==> flow/design.v <==
module ex2_1 (
	      input 		 clk, rst, validi,
	      input [31:0] 	 data_in,
	      output logic 	 valido, 
	      output logic [31:0] data_out
	      );
   enum 			 {S0, S1, S2} state, next;
   logic [31:0]  		 a1, a2, a3;
   logic [31:0]			 counter;
   always_ff @(posedge clk or posedge rst) begin
      if (rst) begin
	 data_out <= 32'b0;
	 valido <= 1'b0;
	 state = S0;
	 counter = 0;
	 a1 = 0;
	 a2 = 0;
	 a3 = 0;
      end
      else begin
	 case (state)
	   S0: begin
	      if (validi) 
		  	begin
		  		a1 = data_in;
		  		a2 += data_in;
		  		a3 *= data_in;
		  		data_out <= a2;
		 		if(counter > 2 && (counter % 3 == 0)) 
					begin
	 	 				valido <= 1'b1;
		 			end
		 		next = S1;
		 		counter += 1;
		  	end
		  else 
		  	begin
		 		next = S0;
		 		counter = 0;
				valido <= 1'b0;
	      	end
	   end
	   S1: begin
	      if (validi) 
		  	begin
		 		a1 *= data_in;
		 		a2 = data_in;
		 		a3 += data_in;
		 		data_out <= a3;
		 		if(counter > 2 && (counter % 3 == 1)) 
					begin
	 	 				valido <= 1'b1;
		 			end
		 		next = S2;
		 		counter += 1;
			end	      
		  else 
		  	begin
				next = S0;
				counter = 0;
				valido <= 1'b0;
		  	end
	   end
	   S2: begin
	      if (validi) 
		  	begin
		 		a1 += data_in;
		 		a2 *= data_in;
		 		a3 = data_in;
		 		data_out <= a1;
		 		if(counter % 3 == 2) 
					begin
		 				valido <= 1'b1;
		  			end
	      		next = S0;
		  		counter += 1;
			end
		  else 
		  	begin
				next = S0;
		 		counter = 0;
				valido <= 1'b0;
			end
	   end
	 endcase
	 state = next;
      end
   end
endmodule
Wiki page: ex2_1 / tool data

Tool chain data of ex2_1
Each step is given for the RTL above and for the edited RTL.
"unedited" refers to lines of the RTL above, "edited" to lines of the edited file.
"difference" is "edited" less "unedited", of the values as shown; "relative change" is that difference over "unedited", in percent.
Operators carry their Yosys type and port widths (W data, S select, Z words).
Library cell names are shortened.
Not given: -

inputs
  top module = ex2_1
  clock port = clk
  standard-cell library = sky130hd
  library corner = tt_025C_1v80

Diff
Unified diff, file above to edited file.
This change comes from a script, not from a designer. No optimisation was intended, and the edited design may behave differently.

begin of diff
@@ -3,5 +3,5 @@
 	      input [31:0] 	 data_in,
 	      output logic 	 valido, 
-	      output logic [31:0] data_out
+	      output logic [23:0] data_out
 	      );
    enum 			 {S0, S1, S2} state, next;
end of diff

Elaborated design
Source: Yosys, flattened and elaborated, memories not mapped. Widths are those after wreduce. Registers that Yosys merges into a memory's read port (data or address) are not register bits. Print and check cells do not count.

operators by class
  what                       unedited  edited  difference  relative change (%)
  reduce/logical cells       8         8       0           0.00
  multiply operators         3         3       0           0.00
  order comparisons          1         1       0           0.00
  equal/unequal tests        10        10      0           0.00
  add/sub/neg operators      4         4       0           0.00
  divide/modulo/power cells  1         1       0           0.00
  muxes and demuxes          23        26      +3          +13.04

operators by type and width
  kind                     unedited  edited  difference  relative change (%)
  $mux W24                 0         3       +3          -
  $pmux W32 S3             5         4       -1          -20.00
  $pmux W24 S3             0         1       +1          -
  $mux W32                 9         9       0           0.00
  $mux W1                  7         7       0           0.00
  $add A32 B32 Y32         3         3       0           0.00
  $mul A32 B32 Y32         3         3       0           0.00
  $ne A2 B2 Y1 const B     3         3       0           0.00
  $ne A3 B3 Y1 const B     3         3       0           0.00
  $eq A32 B1 Y1 const B    2         2       0           0.00
  $eq A32 B2 Y1 const B    2         2       0           0.00
  $logic_and A1 B1 Y1      2         2       0           0.00
  $logic_not A32 Y1        2         2       0           0.00
  $reduce_and A4 Y1        2         2       0           0.00
  $add A32 B1 Y32 const B  1         1       0           0.00
  $gt A32 B2 Y1 const B    1         1       0           0.00
  $mod A32 B2 Y32 const B  1         1       0           0.00
  $mux W2                  1         1       0           0.00
  $pmux W1 S3              1         1       0           0.00
  $reduce_bool A3 Y1       1         1       0           0.00
  $reduce_or A3 Y1         1         1       0           0.00

word-level totals
  what                        unedited  edited  difference  relative change (%)
  input bits                  35        35      0           0.00
  output and inout port bits  33        25      -8          -24.24
  bits in registers           225       217     -8          -3.56

Longest topological paths
Depth = most cells in a row (Yosys ltp): at word level without a register or memory, in the mapped netlist without a sequential cell, where the memories' decode and read muxes count.

logic depth
  what                           unedited  edited  difference  relative change (%)
  depth after elaboration        6         6       0           0.00
  ABC_AREA                       0         0       -           -
  mapped depth                   41        37      -4          -9.76
  gate-level depth less buffers  39        35      -4          -10.26

After synthesis
The flow's flattened synthesis, as Yosys stat reports it; memories are mapped. The netlist is that of the ABC_AREA named above (0 if unset); the other value can give another one.

mapped netlist
  what                               unedited   edited     difference  relative change (%)
  cell count                         7265       4690       -2575       -35.44
  mapped area (mm²)                  0.0603666  0.0382955  -0.0220711  -36.56
  buffers                            436        266        -170        -38.99
  sequential part of the area (mm²)  0.004119   0.0033182  -0.0008008  -19.44
  mapped flip-flops                  165        133        -32         -19.39

cells by type
  cell type  unedited  edited  difference  relative change (%)
  inv_1      1567      918     -649        -41.42
  fa_1       1227      636     -591        -48.17
  nand2_1    1451      900     -551        -37.97
  and2_1     396       228     -168        -42.42
  clkbuf_1   404       242     -162        -40.10
  ha_1       471       363     -108        -22.93
  xnor2_1    285       236     -49         -17.19
  nor2_1     175       128     -47         -26.86
  o21ai_0    229       185     -44         -19.21
  a21oi_1    214       170     -44         -20.56
  dfrtp_1    163       131     -32         -19.63
  a21boi_0   25        2       -23         -92.00
  o21bai_1   33        54      +21         +63.64
  o31ai_1    39        19      -20         -51.28
  nor3_1     39        21      -18         -46.15
  a221oi_1   24        6       -18         -75.00
  xor2_1     65        53      -12         -18.46
  or3_1      21        10      -11         -52.38

The list need not be complete.

Timing after synthesis
Source: OpenSTA report_checks on the synthesized netlist (no wires, ideal clock, input and output delay 20% of the period each), path of least setup slack; recovery checks are left aside. Register names are those of the netlist, which keeps one name where synthesis merged equal registers.

path after synthesis
  what                           unedited               edited                 difference  relative change (%)
  path type                      input -> register      input -> register      -           -
  from                           input port data_in[2]  input port data_in[3]  -           -
  to                             register a2[31]        register a1[23]        -           -
  slack (ns)                     -0.676                 0.604                  +1.280      -
  setup time (ns)                0.125                  0.125                  0.000       -
  external input delay (ns)      2.000                  2.000                  0.000       0.00
  driving pins on the path       41                     37                     -4          -9.76
  data arrival time (ns)         10.551                 9.271                  -1.280      -12.13
  period (ns)                    10.0                   10.0                   0.0         0.00
  path delay (ns)                8.676                  7.396                  -1.280      -14.75
  synthesis period reached (ns)  10.676                 9.396                  -1.280      -11.99

"path delay" is the arrival time less input delay plus setup time.
"driving pins on the path" counts driving pins, that of a launching flip-flop among them; a cell with two outputs on the path counts twice.
"synthesis period reached" = period - worst setup slack (recovery checks aside). The figure is calculated, with input and output delays left at 20% of the set period.
The rows between start and end are the longest chain of elaborated cells between them; the timing report does not say that the signal goes this way. Where chains are equally long, one stands for them.
Each line given opens the expression or statement behind the cell; cells for indexed reads and writes are added by Yosys, which also makes memories of some case tables.

between the ends, after synthesis, unedited
  path through = clkbuf_1 -> clkbuf_1 -> clkbuf_1 -> nand2_1 -> fa_1 -> inv_1 -> fa_1 -> fa_1 -> fa_1 -> ha_1 -> ha_1 -> inv_1 -> fa_1 -> fa_1 -> inv_1 -> ha_1 -> inv_1 -> a21oi_1 -> (+5 left out) -> a21boi_0 -> o21ai_0 -> a21boi_0 -> o21ai_0 -> a21boi_0 -> o21ai_0 -> a21boi_0 -> o21ai_0 -> a21boi_0 -> o21ai_0 -> a21boi_0 -> o21ai_0 -> a21oi_1 -> o211a_1 -> or3_1 -> a32o_1 -> nand2_1 -> a21oi_1
  cells in the longest elaborated chain = 3
  elaborated cells between the ends (all ways) = 5
  source lines of those cells = 5
  classes of those cells = 1 x add/sub; 1 x mul; 3 x mux

ends and longest elaborated chain, after synthesis, unedited
  what              line  RTL
  from (decl)       3     input [31:0] data_in,
  $mul A32 B32 Y32  68    a2 *= data_in;
  $mux W32          65    if (validi)
  $pmux W32 S3      21    case (state)
  to (assign)       17    a2 = 0;
  to (assign)       47    a2 = data_in;
  to (decl)         8     logic [31:0] a1, a2, a3;

between the ends, after synthesis, edited
  path through = clkbuf_1 -> clkbuf_1 -> clkbuf_1 -> nand2_1 -> fa_1 -> inv_1 -> fa_1 -> fa_1 -> fa_1 -> ha_1 -> ha_1 -> inv_1 -> fa_1 -> fa_1 -> inv_1 -> ha_1 -> inv_1 -> a21oi_1 -> o21ai_0 -> nand2_1 -> a21oi_1 -> nor2_1 -> o21ai_0 -> nand2b_1 -> a21o_1 -> a21oi_1 -> o21bai_1 -> a21oi_1 -> o21bai_1 -> a21oi_1 -> o21bai_1 -> a21o_1 -> a21oi_1 -> xnor2_1 -> nand2_1 -> a31oi_1 -> mux2_2
  cells in the longest elaborated chain = 3
  elaborated cells between the ends (all ways) = 5
  source lines of those cells = 5
  classes of those cells = 1 x add/sub; 1 x mul; 3 x mux

ends and longest elaborated chain, after synthesis, edited
  what              line  RTL
  from (decl)       3     input [31:0] data_in,
  $mul A32 B32 Y32  46    a1 *= data_in;
  $mux W32          44    if (validi)
  $pmux W32 S3      21    case (state)
  to (assign)       16    a1 = 0;
  to (assign)       25    a1 = data_in;
  to (decl)         8     logic [31:0] a1, a2, a3;

Path in the finished layout
Path of least setup slack in the final report of each run of pair 1 (OpenROAD, finished layout, wires in). Where an end is a register, its clock arrival counts in the times.

path after layout
  what                       unedited               edited                 difference  relative change (%)
  path type                  input -> register      input -> register      -           -
  from                       input port data_in[4]  input port data_in[4]  -           -
  to                         register a1[31]        register a2[23]        -           -
  slack (ns)                 0.35                   0.67                   +0.32       -
  period (ns)                10.0                   10.0                   0.0         0.00
  external input delay (ns)  2.00                   2.00                   0.00        0.00
  driving pins on the path   39                     37                     -2          -5.13
  data arrival time (ns)     10.01                  9.67                   -0.34       -3.40
  setup time (ns)            0.14                   0.11                   -0.03       -

The rows between start and end are the longest chain of elaborated cells between them; the timing report does not say that the signal goes this way. Where chains are equally long, one stands for them.

between the ends, after layout, unedited
  path through = buf_16 -> buf_12 -> nand2_1 -> fa_1 -> inv_1 -> fa_1 -> fa_1 -> fa_1 -> ha_1 -> ha_1 -> inv_1 -> fa_1 -> inv_1 -> fa_1 -> ha_4 -> o21ai_2 -> a21oi_2 -> o21ai_1 -> (+3 left out) -> o21ai_1 -> a21boi_2 -> o21ai_2 -> a21boi_2 -> o21ai_2 -> a21boi_2 -> o21ai_2 -> a21boi_2 -> o21ai_1 -> a21boi_1 -> buf_4 -> o21a_1 -> nor2_2 -> o21ai_2 -> o41a_1 -> xnor2_1 -> a211oi_1 -> o31ai_1
  cells in the longest elaborated chain = 3
  elaborated cells between the ends (all ways) = 5
  source lines of those cells = 5
  classes of those cells = 1 x add/sub; 1 x mul; 3 x mux

ends and longest elaborated chain, after layout, unedited
  what              line  RTL
  from (decl)       3     input [31:0] data_in,
  $mul A32 B32 Y32  46    a1 *= data_in;
  $mux W32          44    if (validi)
  $pmux W32 S3      21    case (state)
  to (assign)       16    a1 = 0;
  to (assign)       25    a1 = data_in;
  to (decl)         8     logic [31:0] a1, a2, a3;

between the ends, after layout, edited
  path through = buf_2 -> buf_12 -> ha_1 -> inv_1 -> fa_1 -> inv_1 -> fa_1 -> fa_1 -> fa_1 -> ha_1 -> ha_1 -> inv_1 -> fa_1 -> fa_1 -> inv_1 -> ha_1 -> inv_1 -> a21oi_1 -> o21ai_0 -> nand2_1 -> a21oi_1 -> nor2_1 -> nor2_1 -> o21bai_1 -> a21o_1 -> a21oi_1 -> o21bai_1 -> a21oi_1 -> o21bai_1 -> a21oi_1 -> o21bai_1 -> a21o_1 -> a21oi_1 -> xnor2_1 -> o21ai_0 -> a21oi_1 -> nor2_1
  cells in the longest elaborated chain = 3
  elaborated cells between the ends (all ways) = 5
  source lines of those cells = 5
  classes of those cells = 1 x add/sub; 1 x mul; 3 x mux

ends and longest elaborated chain, after layout, edited
  what              line  RTL
  from (decl)       3     input [31:0] data_in,
  $mul A32 B32 Y32  68    a2 *= data_in;
  $mux W32          65    if (validi)
  $pmux W32 S3      21    case (state)
  to (assign)       17    a2 = 0;
  to (assign)       47    a2 = data_in;
  to (decl)         8     logic [31:0] a1, a2, a3;

Layout results
Both versions went through the flow (Yosys, OpenROAD) with the same settings in each pair. Constraints: input delay and output delay 20% of the set period each, output load 0.01 pF.

flow settings, pair 1
  period_ns = 10.0
  CAP_MARGIN = 20
  CORE_MARGIN = 2
  CORE_UTILIZATION = 40
  SLEW_MARGIN = 20

measured results, pair 1
  what                             unedited   edited     difference  relative change (%)
  setup total negative slack (ns)  0.000      0.000      0.000       -
  worst hold slack (ns)            0.486      0.468      -0.018      -
  achieved period (ns)             9.648      9.325      -0.323      -3.35
  final design utilization (%)     43.9       43.1       -0.8        -
  die footprint (mm²)              0.154041   0.098229   -0.055812   -36.23
  smallest setup slack (ns)        0.352      0.675      +0.323      -
  synthesis area (mm²)             0.0603666  0.0382955  -0.0220711  -36.56

flow settings, pair 2
  CELL_PAD_IN_SITES_GLOBAL_PLACEMENT = 0
  CORE_UTILIZATION = 17
  CTS_CLUSTER_DIAMETER = 77
  HOLD_SLACK_MARGIN = 0.3
  MIN_ROUTING_LAYER = met1
  PLACE_DENSITY_LB_ADDON = 0.15
  TNS_END_PERCENT = 85
  period_ns = 7.17
  CAP_MARGIN = 20
  CORE_MARGIN = 2
  SLEW_MARGIN = 20

measured results, pair 2
  what                             unedited   edited     difference  relative change (%)
  setup total negative slack (ns)  -43.126    -9.905     +33.221     -
  worst hold slack (ns)            0.478      0.473      -0.005      -
  achieved period (ns)             8.916      8.343      -0.573      -6.43
  final design utilization (%)     21.7       22.4       +0.7        -
  die footprint (mm²)              0.35988    0.229082   -0.130798   -36.34
  smallest setup slack (ns)        -1.746     -1.173     +0.573      -
  synthesis area (mm²)             0.0603666  0.0382955  -0.0220711  -36.56

"achieved period" is the run's clock period less its worst setup slack. It is reckoned from that one timing run; input and output delays stay at 20% of the period that was set.
